==> flow/design.v <==
		module cordic_vec(clk,a0,b0,r,ang);
input signed[15:0]a0,b0;
input clk;
  output signed [15:0]r,ang;
  wire signed [15:0] a1,a2,a3,a4,a5,a6,a7,a8,a9,a10,a11,a12,a13,a14,a15,a16;
  wire signed [15:0] b1,b2,b3,b4,b5,b6,b7,b8,b9,b10,b11,b12,b13,b14,b15,b16;
  wire signed [15:0] angle_x1,angle_x2,angle_x3,angle_x4,angle_x5,angle_x6,angle_x7,angle_x8,angle_x9,angle_x10,angle_x11,angle_x12,angle_x13,angle_x14,angle_x15,angle_x16;
wire signed [15:0] v = 16'd0607;
  vec k1(clk,a0,b0,b0,4'b0,16'b0,a1,b1,angle_x1);
  vec k2(clk,a1,b1,b1,4'd1,angle_x1,a2,b2,angle_x2);
  vec k3(clk,a2,b2,b2,4'd2,angle_x2,a3,b3,angle_x3);
  vec k4(clk,a3,b3,b3,4'd3,angle_x3,a4,b4,angle_x4);
  vec k5(clk,a4,b4,b4,4'd4,angle_x4,a5,b5,angle_x5);
  vec k6(clk,a5,b5,b5,4'd5,angle_x5,a6,b6,angle_x6);
  vec k7(clk,a6,b6,b6,4'd6,angle_x6,a7,b7,angle_x7);
  vec k8(clk,a7,b7,b7,4'd7,angle_x7,a8,b8,angle_x8);
  vec k9(clk,a8,b8,b8,4'd8,angle_x8,a9,b9,angle_x9);
  vec k10(clk,a9,b9,b9,4'd9,angle_x9,a10,b10,angle_x10);
  vec k11(clk,a10,b10,b10,4'd10,angle_x10,a11,b11,angle_x11);
  vec k12(clk,a11,b11,b11,4'd11,angle_x11,a12,b12,angle_x12);
  vec k13(clk,a12,b12,b12,4'd12,angle_x12,a13,b13,angle_x13);
  vec k14(clk,a13,b13,b13,4'd13,angle_x13,a14,b14,angle_x14);
  vec k15(clk,a14,b14,b14,4'd14,angle_x14,a15,b15,angle_x15);
  vec k16(clk,a15,b15,b15,4'd15,angle_x15,a16,b16,angle_x16);
assign  r=v*a16/1000;
assign ang=angle_x16;
endmodule
  module vec(clk,a,b,z,i,angle_y,af,bf,angle_x);
    input signed [15:0]a,b,angle_y,z;
  input clk;
  input [3:0]i;
  output reg signed [15:0]af,bf,angle_x;
    wire [15:0]angle[15:0];
  assign angle[0]=16'd45000;
  assign angle[1]=16'd26570;
  assign angle[2]=16'd14040;
  assign angle[3]=16'd7130;
  assign angle[4]=16'd3580;
  assign angle[5]=16'd1790;
  assign angle[6]=16'd0895;
  assign angle[7]=16'd0448;
  assign angle[8]=16'd0224;
  assign angle[9]=16'd0112;
  assign angle[10]=16'd0056;
  assign angle[11]=16'd0028;
  assign angle[12]=16'd0013;
  assign angle[13]=16'd0007;
  assign angle[14]=16'd0003;
  assign angle[15]=16'd0001;
  always@(posedge clk)
    begin
      if(z < 0)  
   begin
     af<= a - (b>>>i);
     bf<= b + (a>>>i);
     angle_x<=angle_y-angle[i];
     end
  else
    begin
      af<=a+(b>>>i);
      bf<=b-(a>>>i);
      angle_x<=angle_y+angle[i];
      end
    end 
endmodule
* Tool chain data of cordic_vec
The steps from the RTL of cordic_vec to its reports follow in flow order. Lines are those of the file above, counted from 1. Operators: Yosys type, input widths -> output width; for muxes data width and select width s. The mark - stands for no value.
Design: top cordic_vec, clock input clk, standard-cell library sky130hd, timing corner tt_025C_1v80

* Word-level counts
Counts by Yosys on the flattened word-level netlist (proc, flatten, opt, wreduce; memories kept). Register bits leave out memories and registers merged into their read ports (data or address); mux counts leave out enables and synchronous resets folded into registers. Print and check cells are left out. Cells with the same type and inputs are merged into one.
Bit counts: flip-flop bits (word level) 752, output and inout bits 32, word-level cells 234
Operators by class: add/sub/neg operators 92, multiply operators 1, divide/modulo/power cells 1, $lt $le $gt $ge 16, multiplexer cells 77
Operator list (count):
- $mux 16 | 77
- $div 32x11->32 const B | 1
- $mul 11x16->27 const A | 1
- $sub 16x16->16 | 17
- $lt 16x1->1 const B | 16
- $add 16x16->16 | 16
- $add 16x10->16 | 2
- $sub 16x10->16 | 2
- $add 16x11->16 | 2
- $sub 16x11->16 | 2
- $add 16x12->16 | 2
- $sub 16x12->16 | 2
- $add 16x13->16 | 2
- $sub 16x13->16 | 2
- $add 16x14->16 | 2
- $sub 16x14->16 | 2
- $add 16x15->16 | 2
- $sub 16x15->16 | 2
- $add 16x2->16 | 2
- $sub 16x2->16 | 2
- $add 16x3->16 | 2
- $sub 16x3->16 | 2
- $add 16x4->16 | 2
- $sub 16x4->16 | 2
- $add 16x5->16 | 2
- $sub 16x5->16 | 2
- $add 16x6->16 | 2
- $sub 16x6->16 | 2
Not listed: further kinds 9, cells in them 15.

* Logic depth
Depth = most cells in a row (Yosys ltp): at word level without a register or memory, in the mapped netlist without a sequential cell, where the memories' decode and read muxes count.
Logic depth: depth in word-level cells 4, ABC_AREA 1, depth in mapped cells 131

* Synthesis result
Source: synth_stat.txt of the flow (Yosys; design flattened, memories mapped). It holds for the ABC_AREA given above (unset counts as 0); a run with the other value may have another netlist. Totals and module areas in this step are rounded.
Cell types:
- sky130_fd_sc_hd__dfxtp_1 | count 699, area in all 1.4E+04 um^2
- sky130_fd_sc_hd__ha_1 | count 784, area in all 9.81E+03 um^2
- sky130_fd_sc_hd__xor2_1 | count 706, area in all 6183.43 um^2
- sky130_fd_sc_hd__inv_1 | count 1036, area in all 3888.73 um^2
- sky130_fd_sc_hd__a21oi_1 | count 634, area in all 3.17E+03 um^2
- sky130_fd_sc_hd__nand2_1 | count 806, area in all 3.03E+03 um^2
- sky130_fd_sc_hd__fa_1 | count 119, area in all 2.38E+03 um^2
- sky130_fd_sc_hd__nor2_1 | count 473, area in all 1.78E+03 um^2
- sky130_fd_sc_hd__nand3_1 | count 246, area in all 1.23E+03 um^2
- sky130_fd_sc_hd__o21ai_0 | count 240, area in all 1.2E+03 um^2
- sky130_fd_sc_hd__o21bai_1 | count 153, area in all 1.15E+03 um^2
- sky130_fd_sc_hd__xnor2_1 | count 129, area in all 1.13E+03 um^2
- sky130_fd_sc_hd__nand2_2 | count 102, area in all 638.112 um^2
- sky130_fd_sc_hd__nand2_4 | count 44, area in all 495.475 um^2
- sky130_fd_sc_hd__nor3_1 | count 94, area in all 470.451 um^2
- sky130_fd_sc_hd__a21o_1 | count 44, area in all 330.317 um^2
- sky130_fd_sc_hd__nand4_1 | count 51, area in all 319.056 um^2
- sky130_fd_sc_hd__nand3_2 | count 27, area in all 270.259 um^2
Other cell types: 53; their cells: 388.
Mapped netlist: cells in the netlist 6775, chip area (Yosys) 0.0542 mm^2, area of sequential cells 0.014 mm^2, flip-flops 699

* Timing after synthesis
Source: OpenSTA report_checks on the synthesized netlist (no wires, ideal clock, input and output delay 20% of the period each), path of least setup slack; recovery checks are left aside. Register names are those of the netlist, which keeps one name where synthesis merged equal registers.
Timing post-synthesis: kind register to output, start point register k16.af[15], end point output r[14], clock period 32.0 ns, launch time at the first pin 0.000 ns, data arrival time 13.579 ns, slack 12.021 ns, delay of the path 13.579 ns, driving pins on the path 108, buffers on the path 2, period reached after synthesis 19.979 ns
"delay of the path" = arrival - input delay + setup time. A path that ends at an output port has no setup time. "driving pins on the path" counts driving pins, that of a launching flip-flop among them; a cell with two outputs on the path counts twice. "period reached after synthesis" is the clock period less the worst setup slack; recovery checks do not enter. This is arithmetic on one report: input and output delays are still those of the set period (20% each). Between the ends stands the longest chain of elaborated cells between them, by number of cells; it is not shown to be the way that was timed. Of several equally long chains one is given. Each line given opens the expression or statement behind the cell; cells for indexed reads and writes are added by Yosys, which also makes memories of some case tables.
Between the ends, post-synthesis: cells stage by stage sky130_fd_sc_hd__dfxtp_1 -> sky130_fd_sc_hd__fa_1 -> sky130_fd_sc_hd__ha_1 -> sky130_fd_sc_hd__fa_1 -> sky130_fd_sc_hd__fa_1 -> sky130_fd_sc_hd__inv_1 -> sky130_fd_sc_hd__fa_1 -> sky130_fd_sc_hd__inv_1 -> sky130_fd_sc_hd__ha_1 -> sky130_fd_sc_hd__nand2_1 -> sky130_fd_sc_hd__inv_1 -> sky130_fd_sc_hd__nand2_1 -> sky130_fd_sc_hd__nand2_1 -> sky130_fd_sc_hd__a21oi_1 -> sky130_fd_sc_hd__nand2_2 -> sky130_fd_sc_hd__nand2_1 -> sky130_fd_sc_hd__nand2_1 -> sky130_fd_sc_hd__nor2_2 -> (+72 left out) -> sky130_fd_sc_hd__nand2_4 -> sky130_fd_sc_hd__nand2_1 -> sky130_fd_sc_hd__nand3_4 -> sky130_fd_sc_hd__nand4_2 -> sky130_fd_sc_hd__nand2_4 -> sky130_fd_sc_hd__nand2_1 -> sky130_fd_sc_hd__nand2_1 -> sky130_fd_sc_hd__inv_1 -> sky130_fd_sc_hd__nand2_2 -> sky130_fd_sc_hd__o21ai_2 -> sky130_fd_sc_hd__inv_2 -> sky130_fd_sc_hd__ha_1 -> sky130_fd_sc_hd__nand2_1 -> sky130_fd_sc_hd__nor3_1 -> sky130_fd_sc_hd__inv_1 -> sky130_fd_sc_hd__o41ai_2 -> sky130_fd_sc_hd__o211ai_1 -> sky130_fd_sc_hd__xor2_1, length of the longest elaborated chain 2, elaborated cells on any way between the ends 2, those cells by class 1 x mul; 1 x div
RTL lines, path post-synthesis:
- start: declaration | RTL line 32 | output reg signed [15:0]af,bf,angle_x;
- start: assignment | RTL line 54 | af<= a - (b>>>i);
- start: assignment | RTL line 60 | af<=a+(b>>>i);
- $mul 11x16->27 | RTL line 25 | assign  r=v*a16/1000;
- $div 32x11->32 | RTL line 25
- end: declaration | RTL line 4 | output signed [15:0]r,ang;

* Worst path after layout
From the final timing report of run 1: the path of least setup slack in the routed layout; clock arrival at registers is part of the times.
Timing post-layout: kind register to output, start point register k16.af[9], end point output r[14], clock period 17.6 ns, launch time at the first pin 0.61 ns, data arrival time 16.35 ns, slack -2.27 ns, driving pins on the path 113, buffers on the path 7
Between the ends stands the longest chain of elaborated cells between them, by number of cells; it is not shown to be the way that was timed. Of several equally long chains one is given.
Between the ends, post-layout: cells stage by stage sky130_fd_sc_hd__dfxtp_4 -> sky130_fd_sc_hd__buf_6 -> sky130_fd_sc_hd__fa_1 -> sky130_fd_sc_hd__ha_4 -> sky130_fd_sc_hd__fa_1 -> sky130_fd_sc_hd__fa_1 -> sky130_fd_sc_hd__inv_2 -> sky130_fd_sc_hd__fa_1 -> sky130_fd_sc_hd__inv_2 -> sky130_fd_sc_hd__ha_4 -> sky130_fd_sc_hd__nand2_4 -> sky130_fd_sc_hd__inv_2 -> sky130_fd_sc_hd__nand2_1 -> sky130_fd_sc_hd__nand2_2 -> sky130_fd_sc_hd__inv_2 -> sky130_fd_sc_hd__nand3_2 -> sky130_fd_sc_hd__nand2_2 -> sky130_fd_sc_hd__nand2_4 -> (+77 left out) -> sky130_fd_sc_hd__nand2_4 -> sky130_fd_sc_hd__nand3_4 -> sky130_fd_sc_hd__nand3_4 -> sky130_fd_sc_hd__nor2_4 -> sky130_fd_sc_hd__nand3_1 -> sky130_fd_sc_hd__o21ai_1 -> sky130_fd_sc_hd__inv_2 -> sky130_fd_sc_hd__o21ai_4 -> sky130_fd_sc_hd__inv_2 -> sky130_fd_sc_hd__ha_4 -> sky130_fd_sc_hd__nand2_4 -> sky130_fd_sc_hd__nor3_4 -> sky130_fd_sc_hd__inv_2 -> sky130_fd_sc_hd__o41ai_4 -> sky130_fd_sc_hd__buf_4 -> sky130_fd_sc_hd__o211ai_1 -> sky130_fd_sc_hd__xor2_1 -> sky130_fd_sc_hd__buf_2, length of the longest elaborated chain 2, elaborated cells on any way between the ends 2, those cells by class 1 x mul; 1 x div
RTL lines, path post-layout:
- start: declaration | RTL line 32 | output reg signed [15:0]af,bf,angle_x;
- start: assignment | RTL line 54 | af<= a - (b>>>i);
- start: assignment | RTL line 60 | af<=a+(b>>>i);
- $mul 11x16->27 | RTL line 25 | assign  r=v*a16/1000;
- $div 32x11->32 | RTL line 25
- end: declaration | RTL line 4 | output signed [15:0]r,ang;

Record of 2 stored runs of the RTL-to-layout flow on cordic_vec, platform sky130hd. The runs are unordered. Constraints: input delay and output delay 20% of the set period each, output load 0.01 pF.
The measured numbers are rounded.

* Run 1 | settings: ABC_AREA 1; CAP_MARGIN 35; CELL_PAD_IN_SITES_DETAIL_PLACEMENT 1; CORE_MARGIN 7; CTS_CLUSTER_DIAMETER 245; CTS_CLUSTER_SIZE 74; GPL_ROUTABILITY_DRIVEN 0; GPL_TIMING_DRIVEN 0; HOLD_SLACK_MARGIN 0.2; MAX_ROUTING_LAYER met4; PLACE_DENSITY_LB_ADDON 0.1; period_ns 17.6; CORE_UTILIZATION 40; SLEW_MARGIN 20 | results: area of the die 0.146 mm^2; utilization after routing 0.464; total negative setup slack -30.3 ns; worst hold slack 0.352 ns; synthesized cell area 0.0542 mm^2; setup slack of the worst path -2.27 ns; standard-cell area after routing 0.0621 mm^2
* Run 2 | settings: CELL_PAD_IN_SITES_DETAIL_PLACEMENT 1; CELL_PAD_IN_SITES_GLOBAL_PLACEMENT 1; CORE_UTILIZATION 40; CTS_CLUSTER_DIAMETER 234; GPL_TIMING_DRIVEN 1; HOLD_SLACK_MARGIN 0.04; MIN_ROUTING_LAYER met1; PLACE_DENSITY 0.55; SETUP_SLACK_MARGIN -1.44; TNS_END_PERCENT 25; period_ns 17.5; CAP_MARGIN 20; CORE_MARGIN 2; SLEW_MARGIN 20 | results: area of the die 0.138 mm^2; utilization after routing 0.488; total negative setup slack -64.9 ns; worst hold slack 0.328 ns; synthesized cell area 0.0542 mm^2; setup slack of the worst path -4.23 ns; standard-cell area after routing 0.0659 mm^2
